==> flow/design.v <==
module ALU (a,b,ctrl,res,R15,res_we,R15_we);
	input signed [15:0] a,b;
	input [3:0] ctrl;
	output reg signed [15:0] res;
	output reg signed [15:0] R15;
	output reg res_we, R15_we;
	always@(*)begin
		res = 16'sd0;
		R15 = 16'sd0;
		res_we = 1'b1;
		R15_we = 1'b0;
		case(ctrl)
			3'b000: begin
						res = a + b;
					end
			3'b001: begin
						res = a - b;
					end
			3'b010: begin
						{R15,res} = a * b;
						R15_we = 1'b1;
					end
			3'b011: begin
						R15_we = 1'b1;
						if (b == 16'sd0) begin
							res = -16'sd1;
							R15 = a;
						end
						else begin
							res = a / b;
							R15 = a % b;
						end
					end
			3'b100: begin
						res = a & b;
					end
			3'b101: begin
						res = a | b;
					end
			default: begin
						res_we = 1'b0;
					end
		endcase
	end
endmodule
module alu16(clk, rst, a, b, ctrl, res, R15);
	input clk, rst;
	input [15:0] a, b;
	input [3:0] ctrl;
	output reg [15:0] res;
	output reg [15:0] R15;
	wire [15:0] alu_res, alu_R15;
	wire res_we, R15_we;
	ALU u_alu(.a(a), .b(b), .ctrl(ctrl), .res(alu_res), .R15(alu_R15), .res_we(res_we), .R15_we(R15_we));
	always @(posedge clk, negedge rst) begin
		if (~rst) begin
			res <= 16'h0000;
			R15 <= 16'h0000;
		end
		else begin
			if (res_we)
				res <= alu_res;
			if (R15_we)
				R15 <= alu_R15;
		end
	end
endmodule
Reports on alu16
Tool output for the design above, in the order of the flow.
Lines are those of the file above, counted from 1.
Library cell names are shortened.
The mark n/a stands for no value.

inputs
  top = alu16
  clock port = clk
  cell library = sky130hd
  timing corner = tt_025C_1v80

After elaboration
Source: Yosys, flattened and elaborated, memories not mapped. Widths are those after wreduce; folded enables and synchronous resets count as part of the registers. Registers that Yosys merges into a memory's read port (data or address) are not register bits. Print and check cells do not count. Equal cells are merged and count once.

storage and ports
  register bits = 32
  output and inout port bits = 32
  bits of input ports = 38
  elaborated cells = 24

cells by class
  multiply operators = 1
  bitwise gates (word level) = 2
  divide/modulo/power cells = 2
  equality and inequality tests = 5
  add/subtract/negate cells = 2
  multiplexer cells = 6
  reductions and logical operators = 4

operators by type and width
  kind                                                            count
  16-bit by 16-bit multiplier with 32-bit output                  1
  16-bit by 16-bit divider with 16-bit output                     1
  16-bit by 16-bit modulo with 16-bit output                      1
  16-bit parallel mux with 6-bit select                           1
  16-bit parallel mux with 2-bit select                           1
  16-bit two-way mux                                              2
  16-bit adder                                                    1
  16-bit subtractor                                               1
  16-bit AND                                                      1
  16-bit OR                                                       1
  16-bit zero test                                                1
  4-bit by 2-bit equality test with 1-bit output with constant B  2
  4-bit by 3-bit equality test with 1-bit output with constant B  2
  6-bit OR reduction                                              1
  4-bit by 1-bit equality test with 1-bit output with constant B  1
  4-bit zero test                                                 1
  2-bit OR reduction                                              1
  1-bit two-way mux                                               2

Longest topological paths
Yosys ltp: most cells in a row. Word level: on the elaborated netlist, between registers, memories and ports. Mapped: between sequential cells and ports; inverters and the memories' decode and read muxes count.

logic depth
  word-level depth = 3
  ABC_AREA = 0
  gate-level depth with buffers = 160
  mapped depth without buffers = 146

Mapped cells and area
Source: synth_stat.txt of the flow (Yosys; design flattened, memories mapped). It holds for the ABC_AREA given above (unset counts as 0); a run with the other value may have another netlist.

mapped netlist
  sequential part of the area = 800.8 um2
  mapped flip-flops = 32
  mapped cells = 2892
  buffers = 127
  mapped area = 22454.0 um2

cells by type
  cell      count  total area (um2)
  fa_1      264    5.29E+03
  ha_1      244    3.05E+03
  inv_1     345    1.29E+03
  nand2_1   304    1.14E+03
  xnor2_1   108    945.907
  nor2_1    234    878.342
  dfrtp_1   32     800.768
  a21oi_1   151    755.725
  o21ai_0   150    750.72
  and2_1    104    650.624
  xor2_1    73     639.363
  clkbuf_1  97     364.099
  o21a_1    41     307.795
  a21o_1    36     270.259
  a31oi_1   42     262.752
  nor3_1    52     260.25
  nand2b_1  39     243.984
  mux2i_1   21     210.202

Not listed: further types 83, cells in them 555.
The figures by module come from a second, unflattened synthesis with its own total; it is not the netlist above.

second synthesis, totals
  cells (unflattened synthesis) = 2883
  area total of the unflattened synthesis = 22749.3 um2

Rows give one instance, submodules left out.

modules
  module  sequential area (um2)  area (um2)  instances  cells
  ALU     0.0                    21450.6     1          2815
  alu16   800.8                  1298.7      1          68

Worst setup path after synthesis
Path of least setup slack by OpenSTA after synthesis, without wires, with an ideal clock, recovery checks aside; 20% of the period is set as input and as output delay. Where synthesis merged equal registers, the netlist keeps one of their names.

path after synthesis
  kind = in2reg
  start point = input b[0]
  end point = register R15[14]
  external input delay = 8000 ps
  period = 40000 ps
  delay of the path = 32136 ps
  library setup time = 133 ps
  required time = 39867 ps
  path slack = -136 ps
  launch time at the first pin = 8000 ps
  path buffers = 15
  stages on the path = 148
  arrival = 40003 ps
  synthesis period reached = 40136 ps

"delay of the path" is the arrival time less input delay plus setup time.
"stages on the path": output pins that drive a net of the path, with the launching flip-flop's if there is one; two outputs of one cell count as two.
"synthesis period reached" is the clock period less the worst setup slack; recovery checks do not enter. This is arithmetic on one report: input and output delays are still those of the set period (20% each).
The rows between start and end are the longest chain of elaborated cells between them; the timing report does not say that the signal goes this way. Where chains are equally long, one stands for them.
Each line given opens the expression or statement behind the cell; cells for indexed reads and writes are added by Yosys, which also makes memories of some case tables.

between the ends, after synthesis
  cell sequence = clkbuf_1 > clkbuf_1 > inv_1 > ha_1 > nor4b_4 > a41oi_2 > mux2i_4 > a2111oi_4 > buf_2 > nand2_1 > or2_2 > nand2_1 > o21ai_0 > ha_1 > o21a_1 > nor2_1 > or2_2 > nor4_4 > [112 not listed] > ha_1 > and2_1 > a31oi_1 > a311oi_1 > o21ai_0 > a21oi_1 > clkbuf_1 > clkbuf_1 > nor2_1 > a21oi_1 > ha_1 > nor3b_1 > nor4b_2 > nand3_1 > or3_1 > nor3_2 > mux2i_1 > o31ai_2
  cells in the longest elaborated chain = 3
  elaborated cells between the ends (all ways) = 5
  source lines of those cells = 4
  classes of those cells = 1 x mul; 1 x div; 2 x mux; 1 x reduce/logical

RTL lines, path after synthesis
  element                                     line  text
  from (decl)                                 48    input [15:0] a, b;
  16-bit by 16-bit modulo with 16-bit output  31    R15 = a % b;
  16-bit two-way mux                          25    if (b == 16'sd0) begin
  16-bit parallel mux with 2-bit select       12    case(ctrl)
  to (assign)                                 58    R15 <= 16'h0000;
  to (assign)                                 64    R15 <= alu_R15;
  to (decl)                                   51    output reg [15:0] R15;

Path in the finished layout
Path of least setup slack in the final report of run A (OpenROAD, finished layout, wires in). Where an end is a register, its clock arrival counts in the times.
The path's times are printed in steps of 10 ps; the period is the one set.

path after layout
  kind = in2reg
  start point = input b[10]
  end point = register R15[15]
  required time = 38890 ps
  arrival = 37050 ps
  stages on the path = 146
  library setup time = 110 ps
  path buffers = 21
  external input delay = 7740 ps
  launch time at the first pin = 7740 ps
  period = 38700 ps
  path slack = 1840 ps

The rows between start and end are the longest chain of elaborated cells between them; the timing report does not say that the signal goes this way. Where chains are equally long, one stands for them.

between the ends, after layout
  cell sequence = clkdlybuf4s50_1 > buf_12 > nor4_4 > buf_4 > a41o_1 > xnor2_1 > a2111oi_4 > nand2_2 > or2_2 > nand2_1 > o21ai_1 > ha_1 > o21a_1 > nor2_1 > or2_2 > nor4_4 > buf_4 > mux2_4 > [110 not listed] > buf_12 > buf_4 > o211ai_1 > ha_2 > nand4b_1 > nor4_2 > nor4_2 > a21oi_4 > buf_4 > clkinv_2 > buf_4 > nand3_1 > a2111oi_0 > a211oi_1 > nor2_1 > and2_1 > o41ai_1 > a211o_1
  cells in the longest elaborated chain = 3
  elaborated cells between the ends (all ways) = 5
  source lines of those cells = 4
  classes of those cells = 1 x mul; 1 x div; 2 x mux; 1 x reduce/logical

RTL lines, path after layout
  element                                     line  text
  from (decl)                                 48    input [15:0] a, b;
  16-bit by 16-bit modulo with 16-bit output  31    R15 = a % b;
  16-bit two-way mux                          25    if (b == 16'sd0) begin
  16-bit parallel mux with 2-bit select       12    case(ctrl)
  to (assign)                                 58    R15 <= 16'h0000;
  to (assign)                                 64    R15 <= alu_R15;
  to (decl)                                   51    output reg [15:0] R15;

==> results <==
Module alu16, platform sky130hd: 3 stored runs of the flow (Yosys, OpenROAD) with differing settings, in no particular order. Input and output delays are each 20% of the period that was set; the output load is 0.01 pF.
"achieved clock period" is the run's clock period less its worst setup slack. It is reckoned from that one timing run; input and output delays stay at 20% of the period that was set.
"power" rests on the timing tool's default activity at the inputs, not on a simulated workload.

Run A
==> flow/run.sh <==
#!/bin/bash
# the make line also repeats the synthesis and layout settings of config.mk as NAME=value (left out here)
make -C /OpenROAD-flow-scripts/flow DESIGN_CONFIG=/design/flow/config.mk WORK_HOME=/design/flow/orfs CLKGATE_MAP_FILE= finish
==> flow/config.mk <==
export PLATFORM = sky130hd
export DESIGN_NAME = alu16
export DESIGN_NICKNAME = alu16
export VERILOG_FILES = /design/flow/design.v
export SDC_FILE = /design/flow/constraint.sdc
export NUM_CORES = 4
export LEC_CHECK = 0
export CAP_MARGIN = 20
export CORE_MARGIN = 2
export CORE_UTILIZATION = 40
export SETUP_SLACK_MARGIN = 1.0
export SLEW_MARGIN = 20
==> flow/constraint.sdc <==
create_clock -name core_clock -period 38.7 [get_ports {clk}]
set_input_delay 7.7400 -clock core_clock [delete_from_list [all_inputs] [get_ports {clk}]]
set_output_delay 7.7400 -clock core_clock [all_outputs]
set_load 0.01 [all_outputs]

==> results of run A <==
chip area after synthesis (Yosys): 22454.0 um2
die area: 58047.3 um2
standard-cell area of the final layout: 27346.2 um2
utilization: 0.494
worst setup slack after layout: 1836 ps
power: 2571 uW
achieved clock period: 36864 ps

Run B
==> flow/run.sh <==
#!/bin/bash
# the make line also repeats the synthesis and layout settings of config.mk as NAME=value (left out here)
make -C /OpenROAD-flow-scripts/flow DESIGN_CONFIG=/design/flow/config.mk WORK_HOME=/design/flow/orfs CLKGATE_MAP_FILE= finish
==> flow/config.mk <==
export PLATFORM = sky130hd
export DESIGN_NAME = alu16
export DESIGN_NICKNAME = alu16
export VERILOG_FILES = /design/flow/design.v
export SDC_FILE = /design/flow/constraint.sdc
export NUM_CORES = 4
export LEC_CHECK = 0
export CAP_MARGIN = 20
export CORE_MARGIN = 2
export CORE_UTILIZATION = 40
export SETUP_SLACK_MARGIN = 1.0
export SLEW_MARGIN = 20
==> flow/constraint.sdc <==
create_clock -name core_clock -period 40.0 [get_ports {clk}]
set_input_delay 8.0000 -clock core_clock [delete_from_list [all_inputs] [get_ports {clk}]]
set_output_delay 8.0000 -clock core_clock [all_outputs]
set_load 0.01 [all_outputs]

==> results of run B <==
chip area after synthesis (Yosys): 22454.0 um2
die area: 58047.3 um2
standard-cell area of the final layout: 26833.2 um2
utilization: 0.485
worst setup slack after layout: 1823 ps
power: 2450 uW
achieved clock period: 38177 ps

Run C
==> flow/run.sh <==
#!/bin/bash
# the make line also repeats the synthesis and layout settings of config.mk as NAME=value (left out here)
make -C /OpenROAD-flow-scripts/flow DESIGN_CONFIG=/design/flow/config.mk WORK_HOME=/design/flow/orfs CLKGATE_MAP_FILE= finish
==> flow/config.mk <==
export PLATFORM = sky130hd
export DESIGN_NAME = alu16
export DESIGN_NICKNAME = alu16
export VERILOG_FILES = /design/flow/design.v
export SDC_FILE = /design/flow/constraint.sdc
export NUM_CORES = 4
export LEC_CHECK = 0
export CAP_MARGIN = 20
export CELL_PAD_IN_SITES_DETAIL_PLACEMENT = 2
export CELL_PAD_IN_SITES_GLOBAL_PLACEMENT = 3
export CORE_MARGIN = 3
export CORE_UTILIZATION = 31
export CTS_CLUSTER_DIAMETER = 359
export GPL_ROUTABILITY_DRIVEN = 0
export MAX_ROUTING_LAYER = met4
export MIN_ROUTING_LAYER = met1
export PLACE_DENSITY = 0.76
export SLEW_MARGIN = 20
export TNS_END_PERCENT = 50
==> flow/constraint.sdc <==
create_clock -name core_clock -period 31.6 [get_ports {clk}]
set_input_delay 6.3200 -clock core_clock [delete_from_list [all_inputs] [get_ports {clk}]]
set_output_delay 6.3200 -clock core_clock [all_outputs]
set_load 0.01 [all_outputs]

==> results of run C <==
chip area after synthesis (Yosys): 22454.0 um2
die area: 75696.5 um2
standard-cell area of the final layout: 34405.5 um2
utilization: 0.48
worst setup slack after layout: -12925 ps
power: 4593 uW
achieved clock period: 44525 ps
